==> flow/design.v <==
module uart_tx #(
    parameter BAUD_DIV = 434
) (
    input logic clk,
    input logic rst_n,
    input logic tx_start,
    input logic [7:0] data_in,
    output logic tx_busy,
    output logic tx
);
    logic [9:0] tx_shift;   
    logic [3:0] bit_count;
    logic [11:0] baud_counter;
    logic tx_active;
    always_ff @(posedge clk or negedge rst_n) begin
        if (!rst_n) begin
            tx_active <= 0;
            baud_counter <= 0;
            tx_busy <= 0;
            tx <= 1;   
        end else begin
            if (tx_start && !tx_active) begin
                tx_active <= 1;
                tx_shift <= {1'b1, data_in, 1'b0};   
                baud_counter <= BAUD_DIV;
                bit_count <= 0;
                tx_busy <= 1;
            end else if (tx_active) begin
                if (baud_counter == 0) begin
                    baud_counter <= BAUD_DIV;
                    tx <= tx_shift[0];   
                    tx_shift <= {1'b1, tx_shift[9:1]};   
                    bit_count <= bit_count + 1;
                    if (bit_count == 9) begin   
                        tx_active <= 0;
                        tx_busy <= 0;
                    end
                end else begin
                    baud_counter <= baud_counter - 1;
                end
            end
        end
    end
endmodule
module uart_rx #(
    parameter BAUD_DIV = 434   
) (
    input logic clk,
    input logic rst_n,
    input logic rx,
    output logic [7:0] data_out,
    output logic data_valid,
	 	output logic [7:0] leds
);
    logic [11:0] baud_counter;
    logic [3:0] bit_count;
    logic [7:0] rx_shift;
    logic rx_active;
    always_ff @(posedge clk or negedge rst_n) begin
        if (!rst_n) begin
            baud_counter <= 0;
            bit_count <= 0;
            rx_active <= 0;
            data_valid <= 0;
            rx_shift <= 8'b0;   
        end else begin
            if (!rx_active && !rx) begin
                rx_active <= 1;
                baud_counter <= BAUD_DIV / 2;
                bit_count <= 0;
                rx_shift <= 8'b0;   
            end else if (rx_active) begin
                if (baud_counter == 0) begin
                    baud_counter <= BAUD_DIV;
                    if (bit_count < 9) begin
                        rx_shift <= {rx, rx_shift[7:1]};   
                        bit_count <= bit_count + 1;
                    end else begin
                        rx_active <= 0;
                        data_out <= rx_shift;  
								leds <= rx_shift;
                        data_valid <= 1;
                    end
                end else begin
                    baud_counter <= baud_counter - 1;
                end
            end else begin
                data_valid <= 0;
            end
        end
    end
endmodule
module uart_edge_detection (
    input logic clk,           
    input logic rst_n,         
    input logic uart_rx,       
    output logic uart_tx,      
    output logic led_rx,       
    output logic led_tx,       
    output logic data_ready    
);
    parameter CLOCK_FREQ = 50000000;    
    parameter BAUD_RATE  = 115200;
    parameter BAUD_DIV   = CLOCK_FREQ / BAUD_RATE;
    parameter THRESHOLD  = 4;           
    logic [7:0] rx_data;
    logic rx_done;
    logic [7:0] processed_data;
    logic tx_start;
    logic tx_busy;
    logic [7:0] image_data [0:63];     
    logic [7:0] conv_result [0:35];    
    logic [5:0] rx_counter;            
    logic [5:0] tx_counter;            
    typedef enum logic [1:0] {IDLE, RECEIVE, PROCESS, SEND} state_t;
    state_t state, next_state;
    uart_rx #(
        .BAUD_DIV(BAUD_DIV)
    ) uart_receiver (
        .clk(clk),
        .rst_n(rst_n),
        .rx(uart_rx),
        .data_out(rx_data),
        .data_valid(rx_done)
    );
    uart_tx #(
        .BAUD_DIV(BAUD_DIV)
    ) uart_transmitter (
        .clk(clk),
        .rst_n(rst_n),
        .tx_start(tx_start),
        .data_in(processed_data),
        .tx_busy(tx_busy),
        .tx(uart_tx)
    );
    always_ff @(posedge clk or negedge rst_n) begin
        if (!rst_n)
            state <= IDLE;
        else
            state <= next_state;
    end
    always_comb begin
        case (state)
            IDLE:      next_state = (rx_done) ? RECEIVE : IDLE;
            RECEIVE:   next_state = (rx_counter == 6'd63 && rx_done) ? PROCESS : RECEIVE;
            PROCESS:   next_state = SEND;
            SEND:      next_state = (tx_counter == 6'd36 && !tx_busy) ? IDLE : SEND;
            default:   next_state = IDLE;
        endcase
    end
    always_ff @(posedge clk or negedge rst_n) begin
        if (!rst_n) begin
            rx_counter <= 6'd0;
        end else if ((state == IDLE || state == RECEIVE) && rx_done) begin
            image_data[rx_counter] <= rx_data;
            rx_counter <= rx_counter + 1;
        end else if (state == IDLE) begin
            rx_counter <= 6'd0;
        end
    end
    integer i, j, k, l;
    reg [3:0] sum;
    always_ff @(posedge clk or negedge rst_n) begin
        if (!rst_n) begin
            for (i = 0; i < 36; i = i + 1)
                conv_result[i] <= 8'd0;
        end else if (state == PROCESS) begin
            for (i = 0; i < 6; i = i + 1) begin
                for (j = 0; j < 6; j = j + 1) begin
                    sum = 0;
                    for (k = 0; k < 3; k = k + 1) begin
                        for (l = 0; l < 3; l = l + 1) begin
                            sum = sum + image_data[(i + k) * 8 + (j + l)][0];
                        end
                    end
                    conv_result[i * 6 + j] <= (sum >= THRESHOLD) ? 8'b1 : 8'b0;
                end
            end
        end
    end
    always_ff @(posedge clk or negedge rst_n) begin
        if (!rst_n) begin
            tx_counter <= 6'd0;
            tx_start <= 1'b0;
            processed_data <= 8'd0;
        end else if (state == SEND) begin
            if (!tx_busy && !tx_start) begin
                tx_start <= 1'b1;
                processed_data <= conv_result[tx_counter];
                tx_counter <= tx_counter + 1;
            end else if (tx_start && tx_busy) begin
                tx_start <= 1'b0;
            end
        end else begin
            tx_counter <= 6'd0;
            tx_start <= 1'b0;
        end
    end
    always_ff @(posedge clk or negedge rst_n) begin
        if (!rst_n) begin
            led_rx <= 1'b0;
            led_tx <= 1'b0;
            data_ready <= 1'b0;
        end else begin
            led_rx <= (state == RECEIVE) ? rx_done : 1'b0;
            led_tx <= (state == SEND) ? ~tx_busy : 1'b0;
            data_ready <= (state == SEND);  
        end
    end
endmodule
Reports on uart_edge_detection
The steps from the RTL of uart_edge_detection to its reports follow in flow order.
Line numbers count from 1 in the design file above.
Cell names lack the library's common part.
A cell with -- has no value.
- design top: uart_edge_detection
- clock port: clk
- cell library: sky130hd
- library corner: tt_025C_1v80

Elaborated design
Yosys after proc, flatten, opt, wreduce and memory -nomap, before mapping. Print and check cells are not counted. Equal cells are merged and count once.
- noted flip-flop bits (word level): 434
- output and inout port bits: 4
- bits of input ports at 3
- word-level cells at 743
- order comparisons at 37
- bitwise operators at 4
- add/sub/neg operators: 294
- noted multiplexer cells: 84
- noted reduce/logical cells: 96
- equal/unequal tests: 107
- operator list (cell ; count):
    4-bit by 1-bit adder with 4-bit output ; 180
    8-bit case mux with 36-bit select ; 1
    6-bit equality test with constant B ; 37
    3-bit AND reduction ; 69
    6-bit by 5-bit equality test with 1-bit output with constant B ; 32
    3-bit by 1-bit adder with 4-bit output ; 36
    4-bit by 3-bit greater-or-equal comparator with 1-bit output with constant B ; 36
    2-bit by 1-bit adder with 3-bit output ; 36
    6-bit by 4-bit equality test with 1-bit output with constant B ; 16
    1-bit by 1-bit adder with 2-bit output ; 36
    12-bit two-way mux ; 6
    1-bit two-way mux ; 57
    6-bit by 3-bit equality test with 1-bit output with constant B ; 8
    8-bit two-way mux ; 4
    12-bit by 1-bit subtractor with 12-bit output with constant B ; 2
    12-bit zero test ; 2
    6-bit by 2-bit equality test with 1-bit output with constant B ; 4
    6-bit two-way mux ; 4
    4-bit two-way mux ; 6
    10-bit two-way mux ; 2
    2-bit nonzero test ; 7
    6-bit by 1-bit adder with 6-bit output with constant B ; 2
    6-bit by 1-bit equality test with 1-bit output with constant B ; 2
    6-bit zero test ; 2
    9-bit two-way mux ; 1
    4-bit by 1-bit adder with 4-bit output with constant B ; 2
    2-bit case mux with 4-bit select ; 1
    1-bit logical AND ; 7
Other operator kinds: 13; their cells: 24.

Longest topological paths
Longest topological path by Yosys (ltp), each cell counted once; first at word level (registers and memories cut), then after technology mapping (sequential cells cut; the memories' decode and read muxes count).
- word-level depth: 10
- ABC_AREA: 0
- mapped depth at 9
- mapped depth without buffers: 9

Netlist
The flow's flattened synthesis, as Yosys stat reports it; memories are mapped. The netlist is that of the ABC_AREA named above (0 if unset); the other value can give another one.
Totals and module areas in this step are rounded.
- cell types (cell ; count):
    dfrtp_1 ; 96
    edfxtp_1 ; 78
    fa_1 ; 108
    ha_1 ; 124
    inv_1 ; 227
    nor2_1 ; 140
    a21o_1 ; 40
    a211oi_1 ; 39
    a21oi_1 ; 53
    nand2_1 ; 70
    o21ai_0 ; 28
    clkbuf_1 ; 26
    xnor2_1 ; 11
    and2_1 ; 14
    nor2b_1 ; 13
    a22o_1 ; 9
    nor3_1 ; 15
    xor2_1 ; 7
Other cell types: 52; their cells: 122.
- area of sequential cells at 4800 um2
- flip-flops at 176
- cells in the netlist: 1220
- noted cell area after synthesis: 12600 um2
- noted buffers: 36
By module: a second synthesis without flattening, with its own total; a netlist apart from the flattened one above.
- cell total of the unflattened synthesis at 1223
- area total of the unflattened synthesis: 13000 um2
Each row is one instance without its submodules.
- modules (module ; sequential area (um2) ; times used ; area (um2) ; cells):
    uart_edge_detection ; 3350 ; 1 ; 9960 ; 956
    uart_rx (BAUD_DIV=434) ; 891 ; 1 ; 1670 ; 153
    uart_tx (BAUD_DIV=434) ; 767 ; 1 ; 1340 ; 114

Path before layout
OpenSTA on the mapped netlist: ideal clock, no wires. The path of least setup slack (recovery checks aside). Input and output delay are each 20% of the period. Register names are those of the netlist, which keeps one name where synthesis merged equal registers.
- path kind: input to register
- from: input port uart_rx
- to: register uart_receiver.rx_shift[7]
- noted path slack: 15.152 ns
- noted period: 20.0 ns
- noted library setup time: 0.125 ns
- driving pins on the path at 3
- path delay: 0.848 ns
- external input delay: 4.000 ns
- data arrival time: 4.723 ns
- period reached after synthesis: 4.848 ns
"path delay" is the arrival time less input delay plus setup time.
"driving pins on the path": output pins that drive a net of the path, with the launching flip-flop's if there is one; two outputs of one cell count as two.
"period reached after synthesis" = period - worst setup slack (recovery checks aside). The figure is calculated, with input and output delays left at 20% of the set period.
The rows between start and end are the longest chain of elaborated cells between them; the timing report does not say that the signal goes this way. Where chains are equally long, one stands for them.
A line is the first line of the expression or statement that the cell stems from. Yosys adds cells for indexed reads and writes and turns some case tables into memories.
A register here has more assigning lines than the two given.
- path through: nand2b_1 > and3_4 > mux2_2
- cells in the longest elaborated chain at 4
- elaborated cells between the ends (all ways): 10
- noted RTL lines with such cells: 4
- ends and longest elaborated chain, post-synthesis (item ; line ; source):
    from (decl) ; 96 ; input logic uart_rx,
    8-bit two-way mux ; 75 ; if (bit_count < 9) begin
    8-bit two-way mux ; 73 ; if (baud_counter == 0) begin
    8-bit two-way mux ; 72 ; end else if (rx_active) begin
    8-bit two-way mux ; 67 ; if (!rx_active && !rx) begin
    to (assign) ; 65 ; rx_shift <= 8'b0;
    to (assign) ; 76 ; rx_shift <= {rx, rx_shift[7:1]};
    to (decl) ; 57 ; logic [7:0] rx_shift;

Timing after layout
Path of least setup slack in the final report of run 1 (OpenROAD, finished layout, wires in). Where an end is a register, its clock arrival counts in the times.
- path kind: register to register
- from: register image_data[29]
- to: register conv_result[22][0]
- data arrival time: 3.69 ns
- noted path slack: 0.44 ns
- noted period: 3.81 ns
- driving pins on the path at 10
- noted library setup time: 0.14 ns
The rows between start and end are the longest chain of elaborated cells between them; the timing report does not say that the signal goes this way. Where chains are equally long, one stands for them.
- path through: edfxtp_1 > inv_1 > fa_1 > fa_1 > fa_1 > inv_1 > ha_1 > a21o_1 > a211oi_1 > a21oi_1
- cells in the longest elaborated chain at 10
- elaborated cells between the ends (all ways): 10
- noted RTL lines with such cells: 2
- ends and longest elaborated chain, post-layout (item ; line ; source):
    from (assign) ; 155 ; image_data[rx_counter] <= rx_data;
    1-bit by 1-bit adder with 2-bit output ; 173 ; sum = sum + image_data[(i + k) * 8 + (j + l)][0];
    2-bit by 1-bit adder with 3-bit output ; 173 ;
    3-bit by 1-bit adder with 4-bit output ; 173 ;
    4-bit by 1-bit adder with 4-bit output (5 in a row) ; 173 ;
    4-bit by 3-bit greater-or-equal comparator with 1-bit output ; 176 ; conv_result[i * 6 + j] <= (sum >= THRESHOLD) ? 8'b1 : 8'b0;
    1-bit two-way mux ; 176 ;
    to (assign) ; 166 ; conv_result[i] <= 8'd0;
    to (assign) ; 176 ;
    to (decl) ; 112 ; logic [7:0] conv_result [0:35];

Data sheet: physical implementation of uart_edge_detection

Design uart_edge_detection on sky130hd. What follows are 3 stored runs of the flow, each under its own settings; their order means nothing. The constraints put input and output delay at 20% of the set period each and load the outputs with 0.01 pF.
"period achieved" is the run's clock period less its worst setup slack. It is reckoned from that one timing run; input and output delays stay at 20% of the period that was set.
"time of the worst setup path" means the part of the period allowed to the worst setup path (the constraints hold back 20% at inputs and 20% at outputs) less its slack; where the path has registers, the arrival times of their clocks count too.
Measured values are rounded.

Run 1

==> flow/run.sh <==
#!/bin/bash
# the make line also repeats the synthesis and layout settings of config.mk as NAME=value (left out here)
make -C /OpenROAD-flow-scripts/flow DESIGN_CONFIG=/design/flow/config.mk WORK_HOME=/design/flow/orfs CLKGATE_MAP_FILE= finish
==> flow/config.mk <==
export PLATFORM = sky130hd
export DESIGN_NAME = uart_edge_detection
export DESIGN_NICKNAME = uart_edge_detection
export VERILOG_FILES = /design/flow/design.v
export SDC_FILE = /design/flow/constraint.sdc
export NUM_CORES = 4
export LEC_CHECK = 0
export CAP_MARGIN = 5
export CELL_PAD_IN_SITES_DETAIL_PLACEMENT = 1
export CORE_ASPECT_RATIO = 1.45
export CORE_MARGIN = 9
export CORE_UTILIZATION = 31
export CTS_CLUSTER_DIAMETER = 216
export CTS_CLUSTER_SIZE = 79
export GPL_TIMING_DRIVEN = 1
export MIN_ROUTING_LAYER = met2
export PLACE_DENSITY = 0.43
export SETUP_SLACK_MARGIN = 0.05
export SLEW_MARGIN = 15
==> flow/constraint.sdc <==
create_clock -name core_clock -period 3.81 [get_ports {clk}]
set_input_delay 0.7620 -clock core_clock [delete_from_list [all_inputs] [get_ports {clk}]]
set_output_delay 0.7620 -clock core_clock [all_outputs]
set_load 0.01 [all_outputs]

Measured in run 1:
- utilization: 34.8 %
- setup total negative slack: 0.000 ns
- die size: 48500 um2
- standard-cell area after layout: 14000 um2
- noted the time of the worst setup path: 3.37 ns
- worst path kind: register to register
- noted the area of the synthesized netlist: 12600 um2
- worst setup slack after layout at 0.445 ns
- period achieved: 3.365 ns

Run 2

==> flow/run.sh <==
#!/bin/bash
# the make line also repeats the synthesis and layout settings of config.mk as NAME=value (left out here)
make -C /OpenROAD-flow-scripts/flow DESIGN_CONFIG=/design/flow/config.mk WORK_HOME=/design/flow/orfs CLKGATE_MAP_FILE= finish
==> flow/config.mk <==
export PLATFORM = sky130hd
export DESIGN_NAME = uart_edge_detection
export DESIGN_NICKNAME = uart_edge_detection
export VERILOG_FILES = /design/flow/design.v
export SDC_FILE = /design/flow/constraint.sdc
export NUM_CORES = 4
export LEC_CHECK = 0
export ABC_AREA = 1
export CAP_MARGIN = 20
export CELL_PAD_IN_SITES_GLOBAL_PLACEMENT = 2
export CORE_MARGIN = 2
export CORE_UTILIZATION = 33
export CTS_CLUSTER_DIAMETER = 238
export CTS_CLUSTER_SIZE = 87
export GPL_TIMING_DRIVEN = 1
export MAX_ROUTING_LAYER = met4
export MIN_ROUTING_LAYER = met2
export PLACE_DENSITY_LB_ADDON = 0.14
export SETUP_SLACK_MARGIN = -0.03
export SLEW_MARGIN = 0
export TNS_END_PERCENT = 15
==> flow/constraint.sdc <==
create_clock -name core_clock -period 9.24 [get_ports {clk}]
set_input_delay 1.8480 -clock core_clock [delete_from_list [all_inputs] [get_ports {clk}]]
set_output_delay 1.8480 -clock core_clock [all_outputs]
set_load 0.01 [all_outputs]

Measured in run 2:
- die size: 40100 um2
- utilization: 36.8 %
- setup total negative slack: 0.000 ns
- standard-cell area after layout: 13900 um2
- noted the area of the synthesized netlist: 12700 um2
- period achieved: 3.742 ns
- worst setup slack after layout at 5.50 ns
- noted the time of the worst setup path: 3.74 ns
- worst path kind: register to register

Run 3

==> flow/run.sh <==
#!/bin/bash
# the make line also repeats the synthesis and layout settings of config.mk as NAME=value (left out here)
make -C /OpenROAD-flow-scripts/flow DESIGN_CONFIG=/design/flow/config.mk WORK_HOME=/design/flow/orfs CLKGATE_MAP_FILE= finish
==> flow/config.mk <==
export PLATFORM = sky130hd
export DESIGN_NAME = uart_edge_detection
export DESIGN_NICKNAME = uart_edge_detection
export VERILOG_FILES = /design/flow/design.v
export SDC_FILE = /design/flow/constraint.sdc
export NUM_CORES = 4
export LEC_CHECK = 0
export ABC_AREA = 1
export CAP_MARGIN = 35
export CELL_PAD_IN_SITES_DETAIL_PLACEMENT = 2
export CELL_PAD_IN_SITES_GLOBAL_PLACEMENT = 0
export CORE_MARGIN = 7
export CORE_UTILIZATION = 22
export CTS_CLUSTER_DIAMETER = 240
export CTS_CLUSTER_SIZE = 46
export HOLD_SLACK_MARGIN = 0.13
export MAX_ROUTING_LAYER = met4
export MIN_ROUTING_LAYER = met2
export PLACE_DENSITY = 0.89
export SETUP_SLACK_MARGIN = 0.75
export SLEW_MARGIN = 20
export TNS_END_PERCENT = 30
==> flow/constraint.sdc <==
create_clock -name core_clock -period 5.67 [get_ports {clk}]
set_input_delay 1.1340 -clock core_clock [delete_from_list [all_inputs] [get_ports {clk}]]
set_output_delay 1.1340 -clock core_clock [all_outputs]
set_load 0.01 [all_outputs]

Measured in run 3:
- standard-cell area after layout: 14400 um2
- period achieved: 4.107 ns
- die size: 64800 um2
- noted the area of the synthesized netlist: 12700 um2
- setup total negative slack: 0.000 ns
- noted the time of the worst setup path: 4.11 ns
- worst path kind: register to register
- worst setup slack after layout at 1.56 ns
- utilization: 25.3 %
